==> flow/design.v <==
`timescale 1ns / 1ps
module ALUmod(
    input wire [15:0] A,
    input wire [15:0] B,
    input wire [3:0] opcode,
    output reg [15:0] S,
    input wire [3:0] opext,
    output reg [4:0] CLFZN
    );
always@(A,B,opcode,opext) 
	begin
	  casex({opcode, opext})
	    8'b0000_0101:  
		 begin
		   CLFZN = 0;
		   {CLFZN[4], S} = A + B;
			CLFZN[2] = (~A[15]&~B[15]&S[15]) | (A[15]&B[15]&~S[15]);
		 end
		 8'b0101_xxxx:  
		 begin
			CLFZN = 0;		 
		   {CLFZN[4], S} = A + B;
			CLFZN[2] = (~A[15]&~B[15]&S[15]) | (A[15]&B[15]&S[15]);
		 end
		 8'b0000_0110:  
		 begin
			CLFZN = 0;		 
		   {CLFZN[4], S} = A + B;			 
			CLFZN[2] = CLFZN[4];
		 end
		 8'b0110_xxxx:  
		 begin
			CLFZN = 0;
		   {CLFZN[4],S} = A + B;			 
			CLFZN[2] = CLFZN[4];	 
		 end
		8'b0000_1001:  
		begin
			CLFZN = 0;
			S = B - A;			
			if( A[15] != B[15] && B[15] == S[15]) CLFZN[2] = 1'b1;  
		end
		8'b1001_xxxx:  
		begin
			CLFZN = 0;
			S = B - A;			
			if( A[15] != B[15] && B[15] == S[15]) CLFZN[2] = 1'b1;  
		end 
		8'b0011_xxxx:  
		begin
			CLFZN = {1'b0,
				A > B,
				1'b0,
				A == B,
				$signed(A) > $signed(B)};
			S = 0;
		end 
		8'b1011_xxxx:  
		begin
			CLFZN = {1'b0,
						A > B,
						1'b0,
						A == B,
						$signed(A) > $signed(B)};
		   S = 0;
		end 		
		8'b0000_0001:  
		begin
		   CLFZN = 0;  
			S = A & B;
		end
		8'b0000_0010:  
		begin
			CLFZN = 0; 
			S = A | B;
		end
		8'b0000_0011:  
		begin
			CLFZN = 0;
			S = A ^ B;
		end
		8'b0000_0100:  
		begin
			CLFZN = 0;
			S = !A;
		end
		8'b0000_1100:  
		begin
			CLFZN = 0;
			S = A << 1;
		end
		8'b0000_1110:  
		begin
			CLFZN = 0;
			S = A >> 1;
		end
		8'b1110_xxxx:  
		begin
			CLFZN = 0;
			S = A >> 1;
		end
		8'b0000_0111:  
		begin
			CLFZN = 0;
			S = {A[14:0], A[0]};
		end
		8'b0000_1000:  
		begin
			CLFZN = 0;
			S = {A[15], A[15:1]};
		end
		8'b0000_1101:  
		begin
			CLFZN = 0;
			S = A;
		end
		8'b1000_xxxx:  
		begin
			CLFZN = 0;
			S = A;
		end
		8'b0111_xxxx:  
		begin
			CLFZN = 0;
			S = {A[15:8],B[7:0]};
		end
		default:
		begin
			CLFZN = 0;
			S = 0;
		end
	  endcase
	end
endmodule
`timescale 1ns / 1ps
module BusMux(
    input [1:0] Select,
    input [15:0] InputA,
    input [15:0] InputB,
    input [15:0] InputC,
	 input [15:0] InputD,
    output reg [15:0] Output
    );
	always @(*)
	begin
		case(Select)
			2'h0: Output = InputA;
			2'h1: Output = InputB;
			2'h2: Output = InputC;
			2'h3: Output = InputD;
		endcase
	end
endmodule
module Mux2(
    input [0:0] Select,
    input [15:0] InputA,
    input [15:0] InputB,
    output reg [15:0] Output
    );
	always @(*)
	begin
		case(Select)
			2'h0: Output = InputA;
			2'h1: Output = InputB;
		endcase
	end
endmodule
`timescale 1ns / 1ps
module program_counter(
    input Clock,
    input Reset,
    input increment,
	 input [7:0] In,
    input [15:0] ImmIn,
    input WriteEnable,
    output reg [15:0] PC
    );
always @(posedge Clock, negedge Reset)
begin
	if(~Reset)
		begin
		PC <= 16'H0000;
		end
	else if(WriteEnable == 1'b1)
		begin
		PC <= ImmIn;
		end
	else if(increment == 1'b1)
		begin
		PC <= PC + In;
		PC <= {PC[15],PC[15:0]} + {{9{In[7]}},In[7:0]};
		end
	else
		begin
		PC <= PC;
		end
end
endmodule
`timescale 1ns / 1ps
module Processor_Status_Register(
	 input clock,
	 input reset,
	 input enable,
    input [4:0] CZLFM_in,
    output reg[4:0] CZLFN_out 
    );
always@(posedge clock, negedge reset)
begin
	if (~reset)
		CZLFN_out <= 0;
	else	
	if (enable)
		CZLFN_out <= CZLFM_in;
end
endmodule
`timescale 1ns / 1ps
module Reg16(
    input Clock,
    input Reset,
    input Write,
    input [15:0] In,
    output reg [15:0] Out
    );
	always @(posedge Clock, negedge Reset)
	begin
		if (~Reset)
			Out <= 0;
		else if (Write)
			Out <= In;
	end
endmodule
`timescale 1ns / 1ps
module RegFile2(
    input Clock,
    input Reset,
    input WriteEnable,
    input [3:0] SelectInput,
    input [3:0] SelectA,
    input [3:0] SelectB,
    input [15:0] In,
    output [15:0] A,
    output [15:0] B
    ); 
	 reg [15:0] registers [15:0];
	 always @(posedge Clock, negedge Reset)
	 begin
		if (~Reset)
		begin
		registers[0] <= 16'h0000;
		registers[1] <= 16'h0000;
		registers[2] <= 16'h0000;
		registers[3] <= 16'h0000;
		registers[4] <= 16'h0000;
		registers[5] <= 16'h0000;
		registers[6] <= 16'h0000;
		registers[7] <= 16'h0000;
		registers[8] <= 16'h0000;
		registers[9] <= 16'h0000;
		registers[10] <= 16'h0000;
		registers[11] <= 16'h0000;
		registers[12] <= 16'h0000;
		registers[13] <= 16'h0000;
		registers[14] <= 16'h0000;
		registers[15] <= 16'h0000; 
		end
		else
		begin
			if (WriteEnable)
				registers[SelectInput] <= In;
		end
	end 
	assign A = registers[SelectA];
	assign B = registers[SelectB];
endmodule
`timescale 1ns / 1ps
module SystemClock(
    input Clock,
    input Reset,
    output reg [15:0] Time
    );
	reg [15:0] count;
	always @(posedge Clock, negedge Reset)
	begin
		if (~Reset)
			begin
				Time <= 0;
				count <= 0;
			end
		else
			begin
				if (count > 16'h61a8)
					begin
						Time <= Time + 16'h0001;
						count <= 16'h0000;
					end
				else
					count <= count + 16'h0001;
			end
	end
endmodule
`timescale 1ns / 1ps
module CPU_Controller(
    input Clock,
    input Reset,
    input [15:0] INS,
    input [4:0] PSR,
	 input [7:0] GamePad,
	 input [15:0] SerialDataIn,
	 input SerialValid,
	 input [15:0] Time,
    output reg [3:0] OpCode,
    output reg [3:0] OpExt,
    output reg RegWrite,
    output reg [3:0] RegIn,
    output reg [3:0] RegA,
    output reg [3:0] RegB,
    output reg [15:0] Immediate,
	 output reg [7:0] PCImmediate,
    output reg [1:0] SelALU,
    output reg SelMEM,
    output reg MemRW,
    output reg PCWrite,
    output reg PCIncrement,
    output reg PCReset,
    output reg IRReset,
    output reg IRWrite,
    output reg PSRReset,
	 output reg PSREnable,
	 output reg VGAS_R,
	 output reg VGAS_E,
	 output reg VGAR_R,
	 output reg VGAR_E,
	 output reg SerialWrite,
	 output reg SerialRead
    );
	 reg state;
	always@(posedge Clock, negedge Reset)
	begin
		if (~Reset)
		begin
			state <= 0;
		end
		else
		begin
			state <= ~state;
		end
	end
	always@(*)
	begin
		if (~Reset)
		begin
			OpCode = 0;
			OpExt = 0;
			RegWrite = 0;
			RegA = 0;
			RegB = 0; 
			RegIn = 0;
			Immediate = 0; 
			PCImmediate = 0;
			SelALU = 0;
			SelMEM = 0;
			MemRW = 0;
			PCWrite = 0; 
			PCIncrement = 0;
			PCReset = 0;
			IRReset = 0;
			IRWrite = 0;
			PSRReset = 0;
			PSREnable = 0;
		   VGAS_R = 0;
	      VGAS_E = 0;
	      VGAR_R = 0;
	      VGAR_E = 0;
	      SerialWrite = 0;
			SerialRead = 0;
		end
		else  
		begin
		if (~state)
		begin
			OpCode = 0;
			OpExt = 0;
			RegWrite = 0;
			RegA = 0;
			RegB = 0; 
			RegIn = 0;
			Immediate = 0; 
			PCImmediate = 0;
			SelALU = 0;
			SelMEM = 1;
			MemRW = 0;
			IRWrite = 1;
			PCWrite = 0;
			PCIncrement = 0;
			PCReset = 1;
			IRReset = 1;
			PSRReset = 1;
			PSREnable = 0;
			VGAS_R = 1;
	      VGAS_E = 0;
	      VGAR_R = 1;
	      VGAR_E = 0;
	      SerialWrite = 0;
			SerialRead = 0;
		end
		else
			begin
				PSREnable = 1;
			casex (INS[15:0])
				16'b0000_xxxx_xxxx_xxxx:
					begin
						OpCode = INS[15:12];
						OpExt = INS[11:8];
						RegWrite = 1'b1; 
						RegIn = INS[3:0];
						RegA = INS[7:4];
						RegB = INS[3:0];
						PCImmediate = 8'h01; 
						Immediate = 16'h0000; 
						SelALU = 2'b01; 
						SelMEM = 1'b0; 
						MemRW = 1'b0;
						IRWrite = 1'b0;
						PCWrite = 1'b0;
						PCIncrement = 1'b1; 
						PCReset = 1'b1;
						IRReset = 1'b1;
						PSRReset = 1'b1;
						VGAS_R = 1;
						VGAS_E = 0;
						VGAR_R = 1;
						VGAR_E = 0;
						SerialWrite = 0;
						SerialRead = 0;	
					end
				16'b0001_0000_xxxx_xxxx:
				begin
						OpCode = 4'h0;
						OpExt = 4'h0;
						RegWrite = 1'b0; 
						RegIn = 4'b0;
						RegA = 4'b0;
						RegB = 4'b0;
						if(PSR[1] == 1 || PSR[0] == 1)
							PCImmediate = 8'h01;
						else
							PCImmediate = 8'h02; 
						Immediate = 16'h0000; 
						SelALU = 2'b01; 
						SelMEM = 1'b0; 
						MemRW = 1'b0;
						IRWrite = 1'b0;
						PCWrite = 1'b0;
						PCIncrement = 1'b1; 
						PCReset = 1'b1;
						IRReset = 1'b1;
						PSRReset = 1'b1;
						VGAS_R = 1;
						VGAS_E = 0;
						VGAR_R = 1;
						VGAR_E = 0;
						SerialWrite = 0;
						SerialRead = 0;
				end
				16'b0001_0001_xxxx_xxxx:
				begin
						OpCode = 4'h0;
						OpExt = 4'h0;
						RegWrite = 1'b0; 
						RegIn = 4'b0;
						RegA = 4'b0;
						RegB = 4'b0;
						if(PSR[3] == 1 || PSR[1] == 1)
							PCImmediate = 8'h01;
						else
							PCImmediate = 8'h02; 
						Immediate = 16'h0000; 
						SelALU = 2'b01; 
						SelMEM = 1'b0; 
						MemRW = 1'b0;
						IRWrite = 1'b0;
						PCWrite = 1'b0;
						PCIncrement = 1'b1; 
						PCReset = 1'b1;
						IRReset = 1'b1;
						PSRReset = 1'b1;
						VGAS_R = 1;
						VGAS_E = 0;
						VGAR_R = 1;
						VGAR_E = 0;
						SerialWrite = 0;
						SerialRead = 0;	
				end
				16'b0001_0010_xxxx_xxxx:
				begin
						OpCode = 4'h0;
						OpExt = 4'h0;
						RegWrite = 1'b0; 
						RegIn = 4'b0;
						RegA = 4'b0;
						RegB = 4'b0;
						if(PSR[1] == 1)
							PCImmediate = 8'h01;
						else
							PCImmediate = 8'h02; 
						Immediate = 16'h0000; 
						SelALU = 2'b01; 
						SelMEM = 1'b0; 
						MemRW = 1'b0;
						IRWrite = 1'b0;
						PCWrite = 1'b0;
						PCIncrement = 1'b1; 
						PCReset = 1'b1;
						IRReset = 1'b1;
						PSRReset = 1'b1;
						VGAS_R = 1;
						VGAS_E = 0;
						VGAR_R = 1;
						VGAR_E = 0;
						SerialWrite = 0;
						SerialRead = 0;	
				end
				16'b0001_0011_xxxx_xxxx:
				begin
						OpCode = 4'h0;
						OpExt = 4'h0;
						RegWrite = 1'b0; 
						RegIn = 4'b0;
						RegA = 4'b0;
						RegB = 4'b0;
						if(PSR[1] == 0 && PSR[0] == 0)
							PCImmediate = 8'h01;
						else
							PCImmediate = 8'h02; 
						Immediate = 16'h0000; 
						SelALU = 2'b01; 
						SelMEM = 1'b0; 
						MemRW = 1'b0;
						IRWrite = 1'b0;
						PCWrite = 1'b0;
						PCIncrement = 1'b1; 
						PCReset = 1'b1;
						IRReset = 1'b1;
						PSRReset = 1'b1;
						VGAS_R = 1;
						VGAS_E = 0;
						VGAR_R = 1;
						VGAR_E = 0;
						SerialRead = 0;
						SerialWrite = 0;						
				end
				16'b0001_0100_xxxx_xxxx:
				begin
						OpCode = 4'h0;
						OpExt = 4'h0;
						RegWrite = 1'b0; 
						RegIn = 4'b0;
						RegA = 4'b0;
						RegB = 4'b0;
						if(PSR[3] == 0)
							PCImmediate = 8'h01;
						else
							PCImmediate = 8'h02; 
						Immediate = 16'h0000; 
						SelALU = 2'b01; 
						SelMEM = 1'b0; 
						MemRW = 1'b0;
						IRWrite = 1'b0;
						PCWrite = 1'b0;
						PCIncrement = 1'b1; 
						PCReset = 1'b1;
						IRReset = 1'b1;
						PSRReset = 1'b1;
						VGAS_R = 1;
						VGAS_E = 0;
						VGAR_R = 1;
						VGAR_E = 0;
						SerialRead = 0;
						SerialWrite = 0;						
				end				
				16'b0011_xxxx_xxxx_xxxx:
				begin 
						OpCode = INS[15:12];
						OpExt = INS[11:8];
						RegWrite = 1'b0;
						RegIn = 4'h0;
						RegA = INS[7:4];
						RegB = INS[3:0];
						PCImmediate = 8'h01;
						Immediate = 16'h0000; 
						SelALU = 2'b01; 
						SelMEM = 1'b0; 
						MemRW = 1'b0;
						IRWrite = 1'b0;
						PCWrite = 1'b0;
						PCIncrement = 1'b1; 
						PCReset = 1'b1;
						IRReset = 1'b1;
						PSRReset = 1'b1;
						VGAS_R = 1;
						VGAS_E = 0;
						VGAR_R = 1;
						VGAR_E = 0;
						SerialRead = 0;
						SerialWrite = 0;						
				end
				16'b0101_xxxx_xxxx_xxxx:
				begin
						OpCode = INS[15:12];
						OpExt = INS[11:8];
						RegWrite = 1'b1;
						RegIn = INS[3:0];
						RegA = 4'h0;
						RegB = INS[3:0];
						PCImmediate = 8'h01;
						Immediate = {{8{INS[11]}},INS[11:4]}; 
						SelALU = 2'b00; 
						SelMEM = 1'b0; 
						MemRW = 1'b0;
						IRWrite = 1'b0;
						PCWrite = 1'b0;
						PCIncrement = 1'b1; 
						PCReset = 1'b1;
						IRReset = 1'b1;
						PSRReset = 1'b1;
						VGAS_R = 1;
						VGAS_E = 0;
						VGAR_R = 1;
						VGAR_E = 0;
						SerialRead = 0;
						SerialWrite = 0;						
				end
				16'b0110_xxxx_xxxx_xxxx:
				begin
						OpCode = INS[15:12];
						OpExt = INS[11:8];
						RegWrite = 1'b1;
						RegIn = INS[3:0];
						RegA = 4'h0;
						RegB = INS[3:0];
						PCImmediate = 8'h01;
						Immediate = {{8{1'b0}},INS[11:4]}; 
						SelALU = 2'b00; 
						SelMEM = 1'b0; 
						MemRW = 1'b0;
						IRWrite = 1'b0;
						PCWrite = 1'b0;
						PCIncrement = 1'b1; 
						PCReset = 1'b1;
						IRReset = 1'b1;
						PSRReset = 1'b1;
						VGAS_R = 1;
						VGAS_E = 0;
						VGAR_R = 1;
						VGAR_E = 0;
						SerialRead = 0;
						SerialWrite = 0;						
				end
				16'b0111_xxxx_xxxx_xxxx:
				begin
						OpCode = INS[15:12];
						OpExt = INS[11:8];
						RegWrite = 1'b1;
						RegIn = INS[3:0];
						RegA = 4'h0;
						RegB = INS[3:0];
						PCImmediate = 8'h01;
						Immediate = {INS[11:4],{8{1'b0}}}; 
						SelALU = 2'b00; 
						SelMEM = 1'b0; 
						MemRW = 1'b0;
						IRWrite = 1'b0;
						PCWrite = 1'b0;
						PCIncrement = 1'b1; 
						PCReset = 1'b1;
						IRReset = 1'b1;
						PSRReset = 1'b1;
						VGAS_R = 1;
						VGAS_E = 0;
						VGAR_R = 1;
						VGAR_E = 0;
						SerialRead = 0;
						SerialWrite = 0;						
				end		
				16'b1000_xxxx_xxxx_xxxx:
				begin
						OpCode = INS[15:12];
						OpExt = INS[11:8];
						RegWrite = 1'b1;
						RegIn = INS[3:0];
						RegA = 4'h0;
						RegB = INS[3:0];
						PCImmediate = 8'h01;
						Immediate = {{8{1'b0}},INS[11:4]}; 
						SelALU = 2'b00; 
						SelMEM = 1'b0; 
						MemRW = 1'b0;
						IRWrite = 1'b0;
						PCWrite = 1'b0;
						PCIncrement = 1'b1; 
						PCReset = 1'b1;
						IRReset = 1'b1;
						PSRReset = 1'b1;
						VGAS_R = 1;
						VGAS_E = 0;
						VGAR_R = 1;
						VGAR_E = 0;
						SerialRead = 0;
						SerialWrite = 0;						
				end
				16'b1001_xxxx_xxxx_xxxx:
				begin
						OpCode = INS[15:12];
						OpExt = INS[11:8];
						RegWrite = 1'b1;
						RegIn = INS[3:0];
						RegA = 4'h0;
						RegB = INS[3:0];
						PCImmediate = 8'h01;
						Immediate = {{8{INS[11]}},INS[11:4]}; 
						SelALU = 2'b00; 
						SelMEM = 1'b0; 
						MemRW = 1'b0;
						IRWrite = 1'b0;
						PCWrite = 1'b0;
						PCIncrement = 1'b1; 
						PCReset = 1'b1;
						IRReset = 1'b1;
						PSRReset = 1'b1;
						VGAS_R = 1;
						VGAS_E = 0;
						VGAR_R = 1;
						VGAR_E = 0;
						SerialRead = 0;
						SerialWrite = 0;						
				end
				16'b1010_0000_xxxx_xxxx:
				begin
						OpCode = 4'h0;
						OpExt = 4'h0;
						RegWrite = 1'b0; 
						RegIn = 4'b0;
						RegA = 4'b0;
						RegB = 4'b0;
						if(PSR[1] == 1 || PSR[0] == 1)
							PCImmediate = INS[7:0];
						else
							PCImmediate = 8'h01; 
						Immediate = 16'h0000; 
						SelALU = 2'b01; 
						SelMEM = 1'b0; 
						MemRW = 1'b0;
						IRWrite = 1'b0;
						PCWrite = 1'b0;
						PCIncrement = 1'b1; 
						PCReset = 1'b1;
						IRReset = 1'b1;
						PSRReset = 1'b1;
						VGAS_R = 1;
						VGAS_E = 0;
						VGAR_R = 1;
						VGAR_E = 0;
						SerialRead = 0;
						SerialWrite = 0;						
				end
				16'b1010_0001_xxxx_xxxx:
				begin
						OpCode = 4'h0;
						OpExt = 4'h0;
						RegWrite = 1'b0; 
						RegIn = 4'b0;
						RegA = 4'b0;
						RegB = 4'b0;
						if(PSR[3] == 1 || PSR[1] == 1)
							PCImmediate = INS[7:0];
						else
							PCImmediate = 8'h01; 
						Immediate = 16'h0000; 
						SelALU = 2'b01; 
						SelMEM = 1'b0; 
						MemRW = 1'b0;
						IRWrite = 1'b0;
						PCWrite = 1'b0;
						PCIncrement = 1'b1; 
						PCReset = 1'b1;
						IRReset = 1'b1;
						PSRReset = 1'b1;
						VGAS_R = 1;
						VGAS_E = 0;
						VGAR_R = 1;
						VGAR_E = 0;
						SerialRead = 0;
						SerialWrite = 0;						
				end
				16'b1010_0010_xxxx_xxxx:
				begin
						OpCode = 4'h0;
						OpExt = 4'h0;
						RegWrite = 1'b0; 
						RegIn = 4'b0;
						RegA = 4'b0;
						RegB = 4'b0;
						if(PSR[1] == 1)
							PCImmediate = INS[7:0];
						else
							PCImmediate = 8'h01; 
						Immediate = 16'h0000; 
						SelALU = 2'b01; 
						SelMEM = 1'b0; 
						MemRW = 1'b0;
						IRWrite = 1'b0;
						PCWrite = 1'b0;
						PCIncrement = 1'b1; 
						PCReset = 1'b1;
						IRReset = 1'b1;
						PSRReset = 1'b1;
						VGAS_R = 1;
						VGAS_E = 0;
						VGAR_R = 1;
						VGAR_E = 0;
						SerialRead = 0;
						SerialWrite = 0;						
				end
				16'b1010_0011_xxxx_xxxx:
				begin
						OpCode = 4'h0;
						OpExt = 4'h0;
						RegWrite = 1'b0; 
						RegIn = 4'b0;
						RegA = 4'b0;
						RegB = 4'b0;
						if(PSR[1] == 0 && PSR[0] == 0)
							PCImmediate = INS[7:0];
						else
							PCImmediate = 8'h01; 
						Immediate = 16'h0000; 
						SelALU = 2'b01; 
						SelMEM = 1'b0; 
						MemRW = 1'b0;
						IRWrite = 1'b0;
						PCWrite = 1'b0;
						PCIncrement = 1'b1; 
						PCReset = 1'b1;
						IRReset = 1'b1;
						PSRReset = 1'b1;
						VGAS_R = 1;
						VGAS_E = 0;
						VGAR_R = 1;
						VGAR_E = 0;
						SerialRead = 0;
						SerialWrite = 0;						
				end
				16'b1010_0100_xxxx_xxxx:
				begin
						OpCode = 4'h0;
						OpExt = 4'h0;
						RegWrite = 1'b0; 
						RegIn = 4'b0;
						RegA = 4'b0;
						RegB = 4'b0;
						if(PSR[3] == 0)
							PCImmediate = INS[7:0];
						else
							PCImmediate = 8'h01; 
						Immediate = 16'h0000; 
						SelALU = 2'b01; 
						SelMEM = 1'b0; 
						MemRW = 1'b0;
						IRWrite = 1'b0;
						PCWrite = 1'b0;
						PCIncrement = 1'b1; 
						PCReset = 1'b1;
						IRReset = 1'b1;
						PSRReset = 1'b1;
						VGAS_R = 1;
						VGAS_E = 0;
						VGAR_R = 1;
						VGAR_E = 0;
						SerialRead = 0;
						SerialWrite = 0;						
				end
				16'b1010_0101_xxxx_xxxx:
				begin
						OpCode = 4'h0;
						OpExt = 4'h0;
						RegWrite = 1'b0; 
						RegIn = 4'b0;
						RegA = 4'b0;
						RegB = 4'b0;
						PCImmediate = INS[7:0]; 
						Immediate = 16'h0000; 
						SelALU = 2'b01; 
						SelMEM = 1'b0; 
						MemRW = 1'b0;
						IRWrite = 1'b0;
						PCWrite = 1'b0;
						PCIncrement = 1'b1; 
						PCReset = 1'b1;
						IRReset = 1'b1;
						PSRReset = 1'b1;
						VGAS_R = 1;
						VGAS_E = 0;
						VGAR_R = 1;
						VGAR_E = 0;
						SerialRead = 0;
						SerialWrite = 0;						
				end				
				16'b1100_0000_xxxx_xxxx:
				begin
						OpCode = 4'b0000;
						OpExt = 4'b1101;
						RegWrite = 1'b0; 
						RegIn = 4'b0;
						RegA = INS[7:4];
						RegB = 4'b0;
						PCImmediate = 8'h00;
						Immediate = 16'h0000; 
						SelALU = 2'b01; 
						SelMEM = 1'b0; 
						MemRW = 1'b0;
						IRWrite = 1'b0;
						PCWrite = 1'b1;
						PCIncrement = 1'b0; 
						PCReset = 1'b1;
						IRReset = 1'b1;
						PSRReset = 1'b1;
						VGAS_R = 1;
						VGAS_E = 0;
						VGAR_R = 1;
						VGAR_E = 0;
						SerialRead = 0;
						SerialWrite = 0;						
				end
				16'b1100_0001_xxxx_xxxx:
				begin
						OpCode = 4'b0000;
						OpExt = 4'b1101;
						RegWrite = 1'b1; 
						RegIn = INS[3:0];
						RegA = 4'b0;
						RegB = 4'b0;
						PCImmediate = 8'h01;
						Immediate = 16'h0000; 
						SelALU = 2'b11; 
						SelMEM = 1'b0; 
						MemRW = 1'b0;
						IRWrite = 1'b0;
						PCWrite = 1'b0;
						PCIncrement = 1'b1; 
						PCReset = 1'b1;
						IRReset = 1'b1;
						PSRReset = 1'b1;
						VGAS_R = 1;
						VGAS_E = 0;
						VGAR_R = 1;
						VGAR_E = 0;
						SerialRead = 0;
						SerialWrite = 0;						
				end
				16'b1011_xxxx_xxxx_xxxx:
				begin 
						OpCode = INS[15:12];
						OpExt = INS[11:8];
						RegWrite = 1'b0;
						RegIn = 4'h0;
						RegA = INS[7:4];
						RegB = INS[3:0];
						PCImmediate = 8'h01;
						Immediate = {{8{INS[11]}},INS[11:4]}; 
						SelALU = 2'b00; 
						SelMEM = 1'b0; 
						MemRW = 1'b0;
						IRWrite = 1'b0;
						PCWrite = 1'b0;
						PCIncrement = 1'b1; 
						PCReset = 1'b1;
						IRReset = 1'b1;
						PSRReset = 1'b1;
						VGAS_R = 1;
						VGAS_E = 0;
						VGAR_R = 1;
						VGAR_E = 0;
						SerialRead = 0;
						SerialWrite = 0;						
				end
				16'b0100_0000_XXXX_XXXX:
				begin
						OpCode = 4'b0000;
						OpExt = 4'b1101;
						RegWrite = 1'b1;
						RegIn = INS[3:0];
						RegA = 4'h0;
						RegB = INS[7:4];
						PCImmediate = 8'h01;
						Immediate = 16'h0000; 
						SelALU = 2'b10; 
						SelMEM = 1'b0; 
						MemRW = 1'b0;
						IRWrite = 1'b0;
						PCWrite = 1'b0;
						PCIncrement = 1'b1; 
						PCReset = 1'b1;
						IRReset = 1'b1;
						PSRReset = 1'b1;
						VGAS_R = 1;
						VGAS_E = 0;
						VGAR_R = 1;
						VGAR_E = 0;
						SerialRead = 0;
						SerialWrite = 0;						
				end
				16'b0100_0001_XXXX_XXXX:
				begin
						OpCode = 4'b0000;
						OpExt = 4'b1101;
						RegWrite = 1'b0;
						RegIn = 4'h0;
						RegA = INS[3:0];
						RegB = INS[7:4];
						PCImmediate = 8'h01;
						Immediate = 16'h0000; 
						SelALU = 2'b01; 
						SelMEM = 1'b0; 
						MemRW = 1'b1;
						IRWrite = 1'b1;
						PCWrite = 1'b0;
						PCIncrement = 1'b1; 
						PCReset = 1'b1;
						IRReset = 1'b1;
						PSRReset = 1'b1;
						VGAS_R = 1;
						VGAS_E = 0;
						VGAR_R = 1;
						VGAR_E = 0;
						SerialRead = 0;
						SerialWrite = 0;						
				end
				16'b1101_0000_xxxx_xxxx:
				begin
						OpCode = 4'b0000;
						OpExt = 4'b1101;
						RegWrite = 1'b0;
						RegIn = 4'h0;
						RegA = INS[7:4];
						RegB = 4'h0;
						PCImmediate = 8'h01;
						Immediate = 16'h0000; 
						SelALU = 2'b01; 
						SelMEM = 1'b0; 
						MemRW = 1'b0;
						IRWrite = 1'b0;
						PCWrite = 1'b0;
						PCIncrement = 1'b1; 
						PCReset = 1'b1;
						IRReset = 1'b1;
						PSRReset = 1'b1;
						VGAS_R = 1;
						VGAS_E = 1;
						VGAR_R = 1;
						VGAR_E = 0;
						SerialRead = 0;
						SerialWrite = 0;						
				end	
				16'b1101_0001_xxxx_xxxx:
				begin
						OpCode = 4'b0000;
						OpExt = 4'b1101;
						RegWrite = 1'b0;
						RegIn = 4'h0;
						RegA = INS[7:4];
						RegB = 4'h0;
						PCImmediate = 8'h01;
						Immediate = 16'h0000; 
						SelALU = 2'b01; 
						SelMEM = 1'b0; 
						MemRW = 1'b0;
						IRWrite = 1'b0;
						PCWrite = 1'b0;
						PCIncrement = 1'b1; 
						PCReset = 1'b1;
						IRReset = 1'b1;
						PSRReset = 1'b1;
						VGAS_R = 1;
						VGAS_E = 0;
						VGAR_R = 1;
						VGAR_E = 1;
						SerialRead = 0;
						SerialWrite = 0;						
				end	
				16'b1101_0010_xxxx_xxxx:
				begin
						OpCode = 4'b0000;
						OpExt = 4'b1101;
						RegWrite = SerialValid; 
						RegIn = INS[3:0];
						RegA = 4'b0;
						RegB = 4'b0;
						if(~SerialValid)
							PCImmediate = 8'h01;
						else
							PCImmediate = 8'h02; 
						Immediate = SerialDataIn; 
						SelALU = 2'b00; 
						SelMEM = 1'b0; 
						MemRW = 1'b0;
						IRWrite = 1'b0;
						PCWrite = 1'b0;
						PCIncrement = 1'b1; 
						PCReset = 1'b1;
						IRReset = 1'b1;
						PSRReset = 1'b1;
						VGAS_R = 1;
						VGAS_E = 0;
						VGAR_R = 1;
						VGAR_E = 0;
						SerialRead = 1;
						SerialWrite = 0;						
				end
				16'b1101_0011_xxxx_xxxx:
				begin
						OpCode = 4'b0000;
						OpExt = 4'b1101;
						RegWrite = 1'b0; 
						RegIn = 4'b0;
						RegA = INS[7:4];
						RegB = 4'b0;
						PCImmediate = 8'h01; 
						Immediate = 16'h0000; 
						SelALU = 2'b01; 
						SelMEM = 1'b0; 
						MemRW = 1'b0;
						IRWrite = 1'b0;
						PCWrite = 1'b0;
						PCIncrement = 1'b1; 
						PCReset = 1'b1;
						IRReset = 1'b1;
						PSRReset = 1'b1;
						VGAS_R = 1;
						VGAS_E = 0;
						VGAR_R = 1;
						VGAR_E = 0;
						SerialRead = 0;
						SerialWrite = 1;						
				end				
				16'b1101_0100_xxxx_xxxx:
				begin
						OpCode = 4'b0000;
						OpExt = 4'b1101;
						RegWrite = 1'b1;
						RegIn = INS[3:0];
						RegA = 4'h0;
						RegB = 4'h0;
						PCImmediate = 8'h01;
						Immediate = {8'h00,GamePad[7:0]}; 
						SelALU = 2'b00; 
						SelMEM = 1'b0; 
						MemRW = 1'b0;
						IRWrite = 1'b0;
						PCWrite = 1'b0;
						PCIncrement = 1'b1; 
						PCReset = 1'b1;
						IRReset = 1'b1;
						PSRReset = 1'b1;
						VGAS_R = 1;
						VGAS_E = 0;
						VGAR_R = 1;
						VGAR_E = 0;
						SerialRead = 0;
						SerialWrite = 0;						
				end
				16'b1101_0101_xxxx_xxxx:
				begin
						OpCode = 4'b0000;
						OpExt = 4'b1101;
						RegWrite = 1'b1;
						RegIn = INS[3:0];
						RegA = 4'h0;
						RegB = 4'h0;
						PCImmediate = 8'h01;
						Immediate = Time; 
						SelALU = 2'b00; 
						SelMEM = 1'b0; 
						MemRW = 1'b0;
						IRWrite = 1'b0;
						PCWrite = 1'b0;
						PCIncrement = 1'b1; 
						PCReset = 1'b1;
						IRReset = 1'b1;
						PSRReset = 1'b1;
						VGAS_R = 1;
						VGAS_E = 0;
						VGAR_R = 1;
						VGAR_E = 0;
						SerialRead = 0;
						SerialWrite = 0;						
				end								
				16'bXXXX_XXXX_XXXX_XXXX:
				begin
						OpCode = 0;
						OpExt = 0;
						RegWrite = 1'b0;
						RegIn = 0;
						RegA = 0;
						RegB = 0;
						PCImmediate = 8'h01;
						Immediate = {{8{1'b1}},INS[11:4]}; 
						SelALU = 2'b00; 
						SelMEM = 2'b00; 
						MemRW = 1'b0;
						IRWrite = 1'b0;
						PCWrite = 1'b0;
						PCIncrement = 1'b1; 
						PCReset = 1'b1;
						IRReset = 1'b1;
						PSRReset = 1'b1;
						VGAS_R = 1;
						VGAS_E = 0;
						VGAR_R = 1;
						VGAR_E = 0;
						SerialRead = 0;
						SerialWrite = 0;						
				end
			endcase
			end
		end
	end
endmodule
`timescale 1ns / 1ps
module CPU(
    input Clock,
    input Reset,
    input [15:0] Mem_Data,
	 input SerialValid,
	 input [15:0] SerialDataIn,
	 input [7:0] GamePad,
    output [15:0] Mem_Addr,
    output Mem_Write,
    output [15:0] Data_Out,
	 output [15:0] VGA_Start,
	 output [15:0] VGA_Row,
	 output SerialSend,
	 output SerialRead,
	 output [15:0] SerialDataOut
    );
	 wire [15:0] INS_TO_CPU;
	 wire [4:0] PSR_TO_CPU;
	 wire [3:0] OpCode;
	 wire [3:0] OpExt;
	 wire [3:0] RegIn;
	 wire [3:0] RegA;
	 wire [3:0] RegB;
	 wire [15:0] Immediate;
	 wire [7:0] PCImmediate;
	 wire [1:0] SelALU;
	 wire [15:0] A_to_Mux;
	 wire [15:0] A_to_ALU;
	 wire [15:0] B;
	 wire [15:0] S;
	 wire [15:0] PC_OUT;
	 wire [4:0] ALU_TO_PSR;
	 wire [15:0] Time;
	 CPU_Controller CPU_Control(Clock, Reset, INS_TO_CPU, PSR_TO_CPU, 
											GamePad, SerialDataIn, SerialValid, Time,
											OpCode, OpExt, RegWrite, RegIn, RegA, RegB, 
											Immediate, PCImmediate, SelALU, SelMEM, 
											Mem_Write, PCWrite, PCIncrement, 
											PCReset, IRReset, IRWrite, PSRReset, PSREnable,
											VGAS_R, VGAS_E, VGAR_R, VGAR_E,
											SerialSend, SerialRead);
	 RegFile2 rf(Clock, Reset, RegWrite, RegIn, RegA, RegB, S, A_to_Mux, B);
	 ALUmod brain(A_to_ALU, B, OpCode, S, OpExt, ALU_TO_PSR);
	 BusMux alu_mux(SelALU, Immediate, A_to_Mux, Mem_Data, PC_OUT, A_to_ALU);
	 Mux2 mem_mux(SelMEM, B, PC_OUT, Mem_Addr);
	 program_counter pc(Clock, PCReset, PCIncrement, PCImmediate, S, PCWrite, PC_OUT);
	 Processor_Status_Register psr( Clock, PSRReset, PSREnable, ALU_TO_PSR, PSR_TO_CPU);
	 Reg16 InstructionRegister( Clock, IRReset,IRWrite, Mem_Data, INS_TO_CPU);
	 Reg16 VGASRegister( Clock, VGAS_R, VGAS_E, S, VGA_Start);
	 Reg16 VGARRegister( Clock, VGAR_R, VGAR_E, S, VGA_Row);
	 SystemClock timer(Clock, Reset, Time);
	 assign Data_Out = S;
	 assign SerialDataOut = S;
endmodule
# Tool chain data of CPU
# What the tools print for CPU, step after step.
# Lines are those of the file above, counted from 1.
# Library cell names are shortened.
# The mark n/a stands for no value.
[design]
top = "CPU"
clk_port = "Clock"
lib = "sky130hd"
lib_corner = "tt_025C_1v80"

# After elaboration
# Counts by Yosys on the flattened word-level netlist (proc, flatten, opt, wreduce). Print and check cells are left out.
[op_classes]
addsub = 5
cmp = 3
n_eq = 99
muxes = 78
logic = 17
n_reduce_logical = 43
[ops]
columns = ["operator", "n"]
rows = [
  ["16-bit case mux with 16-bit select", 2],
  ["16-bit case mux with 12-bit select", 1],
  ["4-bit equality test (second input constant)", 31],
  ["8-bit equality test (second input constant)", 14],
  ["16-bit case mux with 7-bit select", 1],
  ["8-bit case mux with 13-bit select", 1],
  ["16-bit two-way mux", 5],
  ["4-bit by 3-bit equality test with 1-bit output (second input constant)", 18],
  ["16-bit case mux with 4-bit select", 1],
  ["8-bit two-way mux", 7],
  ["4-bit two-way mux", 12],
  ["8-bit by 4-bit equality test with 1-bit output (second input constant)", 5],
  ["8-bit by 5-bit equality test with 1-bit output (second input constant)", 5],
  ["16-bit by 1-bit adder with 16-bit output (second input constant)", 2],
  ["16-bit > comparator", 2],
  ["2-bit AND reduction", 16],
  ["4-bit by 2-bit equality test with 1-bit output (second input constant)", 8],
  ["8-bit by 3-bit equality test with 1-bit output (second input constant)", 4],
  ["16-bit case mux with 2-bit select", 1],
  ["1-bit two-way mux", 32],
  ["4-bit case mux with 2-bit select", 3],
  ["10-bit OR reduction", 2],
  ["20-bit OR reduction", 1],
  ["18-bit OR reduction", 1],
  ["2-bit two-way mux", 9],
  ["16-bit by 16-bit adder with 17-bit output", 1],
  ["16-bit by 15-bit > comparator with 1-bit output (second input constant)", 1],
  ["16-bit subtractor", 1],
]
# Other operator kinds: 31; their cells: 58.
[bits]
ff_bits = 357
out_inout_bits = 83

# Logic depth
# Yosys ltp: most cells in a row. Word level: on the elaborated netlist, between registers, memories and ports. Mapped: between sequential cells and ports; inverters and the memories' decode and read muxes count.
[logic_depth]
word_depth = 13
ABC_AREA = 0
mapped_depth = 30
mapped_depth_nobuf = 25

# Netlist
# Yosys stat after the flow's synthesis: flattened, memories mapped to cells. It holds for the ABC_AREA given above (unset counts as 0); a run with the other value may have another netlist.
[synth_totals]
mapped_cells = 2645
synth_area_um2 = 23497.5
flip_flops = 356
buf_cells = 227
[by_type]
columns = ["cell", "n", "area_total_um2"]
rows = [
  ["dfrtp_1", 356, 8.91E+03],
  ["mux2_2", 128, 1.44E+03],
  ["a21oi_1", 213, 1.07E+03],
  ["ha_1", 82, 1.03E+03],
  ["nor2_1", 260, 975.936],
  ["o21ai_0", 169, 845.811],
  ["nand2_1", 205, 769.488],
  ["a22oi_1", 100, 750.72],
  ["clkbuf_1", 163, 611.837],
  ["a222oi_1", 47, 470.451],
  ["a221oi_1", 39, 341.578],
  ["nand3_1", 68, 340.326],
  ["inv_1", 88, 330.317],
  ["a22o_1", 28, 245.235],
  ["and3_1", 38, 237.728],
  ["nand4_1", 32, 200.192],
  ["nor3_1", 38, 190.182],
  ["xnor2_1", 20, 175.168],
]
# Not listed: further types 83, cells in them 571.
# The figures by module come from a second, unflattened synthesis with its own total; it is not the netlist above.
[hier_totals]
cells_unflattened = 2391
hier_area_um2 = 24896.4
# Rows give one instance, submodules left out.
[by_module]
columns = ["mod", "instances", "cells", "area_um2", "seq_area_um2"]
rows = [
  ["RegFile2", 1, 1170, 13839.5, 6406.1],
  ["ALUmod", 1, 505, 3569.7, 0.0],
  ["Reg16", 3, 34, 649.4, 400.4],
  ["CPU_Controller", 1, 236, 1540.2, 25.0],
  ["SystemClock", 1, 139, 1526.5, 800.8],
  ["program_counter", 1, 175, 1497.7, 400.4],
  ["BusMux", 1, 20, 424.2, 0.0],
  ["Mux2", 1, 18, 249.0, 0.0],
  ["Processor_Status_Register", 1, 10, 181.4, 125.1],
  ["CPU", 1, 16, 120.1, 0.0],
]

# Timing after synthesis
# Path of least setup slack by OpenSTA after synthesis, without wires, with an ideal clock, recovery checks aside; 20% of the period is set as input and as output delay. Where synthesis merged equal registers, the netlist keeps one of their names.
[synth_path]
path_type = "input port to output port"
start = "input port Reset"
end = "output port SerialDataOut[14]"
tclk_ns = 13.0
out_delay_ns = 2.600
launch_ns = 2.600
arrival_time_ns = 8.193
required_ns = 10.400
setup_slack_ns = 2.207
path_delay_ns = 5.593
driving_pins = 28
n_path_buf = 7
synth_period_reached_ns = 10.793
# "path_delay_ns" = arrival - input delay + setup time.
# A path that ends at an output port has no setup time.
# "driving_pins" counts driving pins, that of a launching flip-flop among them; a cell with two outputs on the path counts twice.
# "synth_period_reached_ns" = period - worst setup slack (recovery checks aside). The figure is calculated, with input and output delays left at 20% of the set period.
# Between the ends stands the longest chain of elaborated cells between them, by number of cells; it is not shown to be the way that was timed. Of several equally long chains one is given.
# A line is the first line of the expression or statement that the cell stems from. Yosys adds cells for indexed reads and writes and turns some case tables into memories.
[synth_between]
path_cell_list = "clkbuf_1 > and2_1 > buf_2 > nand2_1 > a311o_1 > a21oi_1 > buf_2 > buf_1 > a22oi_1 > o22a_1 > a31o_2 > inv_1 > ha_1 > inv_1 > fa_1 > nor2b_1 > o21ai_0 > a21oi_1 > o211ai_1 > a2111oi_0 > o31ai_1 > o31ai_1 > o221a_2 > o2111a_1 > clkbuf_1 > clkbuf_1 > inv_1 > buf_4"
elab_chain_cells = 6
cells_between = 73
classes_between = "add/sub (2); eq/ne (51); mux (10); logic (3); reduce/logical (7)"
[synth_rtl]
columns = ["element", "line", "text"]
rows = [
  ["start, declared", 1231, "input Reset,"],
  ["4-bit two-way mux", 350, "if (~Reset)"],
  ["4-bit equality test", 272, "assign A = registers[SelectA];"],
  ["16-bit case mux with 16-bit select", 272, ""],
  ["16-bit case mux with 4-bit select", 146, "case(Select)"],
  ["16-bit subtractor", 40, "S = B - A;"],
  ["16-bit case mux with 12-bit select", 12, "casex({opcode, opext})"],
  ["end, declared", 1243, "output [15:0] SerialDataOut"],
]

# Timing after layout
# Path of least setup slack in the final report of flow run 3 (OpenROAD, finished layout, wires in). Where an end is a register, its clock arrival counts in the times.
[layout_path]
path_type = "input port to output port"
start = "input port Reset"
end = "output port Data_Out[15]"
tclk_ns = 14.0
out_delay_ns = 2.80
launch_ns = 2.80
arrival_time_ns = 10.45
required_ns = 11.20
setup_slack_ns = 0.75
driving_pins = 23
n_path_buf = 4
# Between the ends stands the longest chain of elaborated cells between them, by number of cells; it is not shown to be the way that was timed. Of several equally long chains one is given.
[layout_between]
path_cell_list = "buf_8 > and2_2 > buf_4 > o31ai_1 > o21ai_1 > buf_4 > o21a_1 > o221ai_1 > or4b_1 > nand2_1 > inv_1 > ha_1 > nor2b_1 > o21ai_0 > a21boi_0 > o2111ai_1 > and3_1 > o41ai_1 > nand2_1 > nor4_1 > a21oi_1 > nand4_1 > clkdlybuf4s50_1"
elab_chain_cells = 6
cells_between = 73
classes_between = "add/sub (2); eq/ne (51); mux (10); logic (3); reduce/logical (7)"
[layout_rtl]
columns = ["element", "line", "text"]
rows = [
  ["start, declared", 1231, "input Reset,"],
  ["4-bit two-way mux", 350, "if (~Reset)"],
  ["4-bit equality test", 272, "assign A = registers[SelectA];"],
  ["16-bit case mux with 16-bit select", 272, ""],
  ["16-bit case mux with 4-bit select", 146, "case(Select)"],
  ["16-bit subtractor", 40, "S = B - A;"],
  ["16-bit case mux with 12-bit select", 12, "casex({opcode, opext})"],
  ["end, declared", 1238, "output [15:0] Data_Out,"],
]

# Flow measurements of CPU on sky130hd: 3 stored runs with different settings, listed in no order. Input and output delays are each 20% of the period that was set; the output load is 0.01 pF.
# "achieved_period_ns" is the run's clock period less its worst setup slack. It is reckoned from that one timing run; input and output delays stay at 20% of the period that was set.
# By "power_uw" is meant OpenSTA's value without simulated activity: inputs other than the clock are taken to toggle once in ten clock periods, and the tool carries that through the logic.

[[run]]
name = "flow run 1"
[run.settings]
CAP_MARGIN = 15
CELL_PAD_IN_SITES_DETAIL_PLACEMENT = 2
CTS_CLUSTER_DIAMETER = 292
CTS_CLUSTER_SIZE = 76
GPL_ROUTABILITY_DRIVEN = 0
GPL_TIMING_DRIVEN = 0
MAX_ROUTING_LAYER = "met4"
MIN_ROUTING_LAYER = "met2"
SETUP_SLACK_MARGIN = 0.26
SLEW_MARGIN = 5
period_ns = 13.0
CORE_MARGIN = 2
CORE_UTILIZATION = 40
[run.results]
outcome = "did not finish, routing stopped with GRT-0116"

[[run]]
name = "flow run 2"
[run.settings]
CTS_CLUSTER_DIAMETER = 43
GPL_TIMING_DRIVEN = 0
HOLD_SLACK_MARGIN = -0.01
MIN_ROUTING_LAYER = "met2"
SETUP_SLACK_MARGIN = 0.26
SLEW_MARGIN = 5
period_ns = 13.0
CAP_MARGIN = 20
CORE_MARGIN = 2
CORE_UTILIZATION = 40
[run.results]
outcome = "did not finish, routing stopped with GRT-0116"

[[run]]
name = "flow run 3"
[run.settings]
CORE_UTILIZATION = 40
PLACE_DENSITY = 0.6
period_ns = 14.0
CAP_MARGIN = 20
CORE_MARGIN = 2
SLEW_MARGIN = 20
[run.results]
yosys_chip_area_um2 = 23497.5
final_stdcell_area_um2 = 27256.1
fin_util_frac = 0.471
tns_ns = 0.000
achieved_period_ns = 13.255
power_uw = 4397
final_die_area_um2 = 60698.2
worst_setup_slack_ns = 0.745
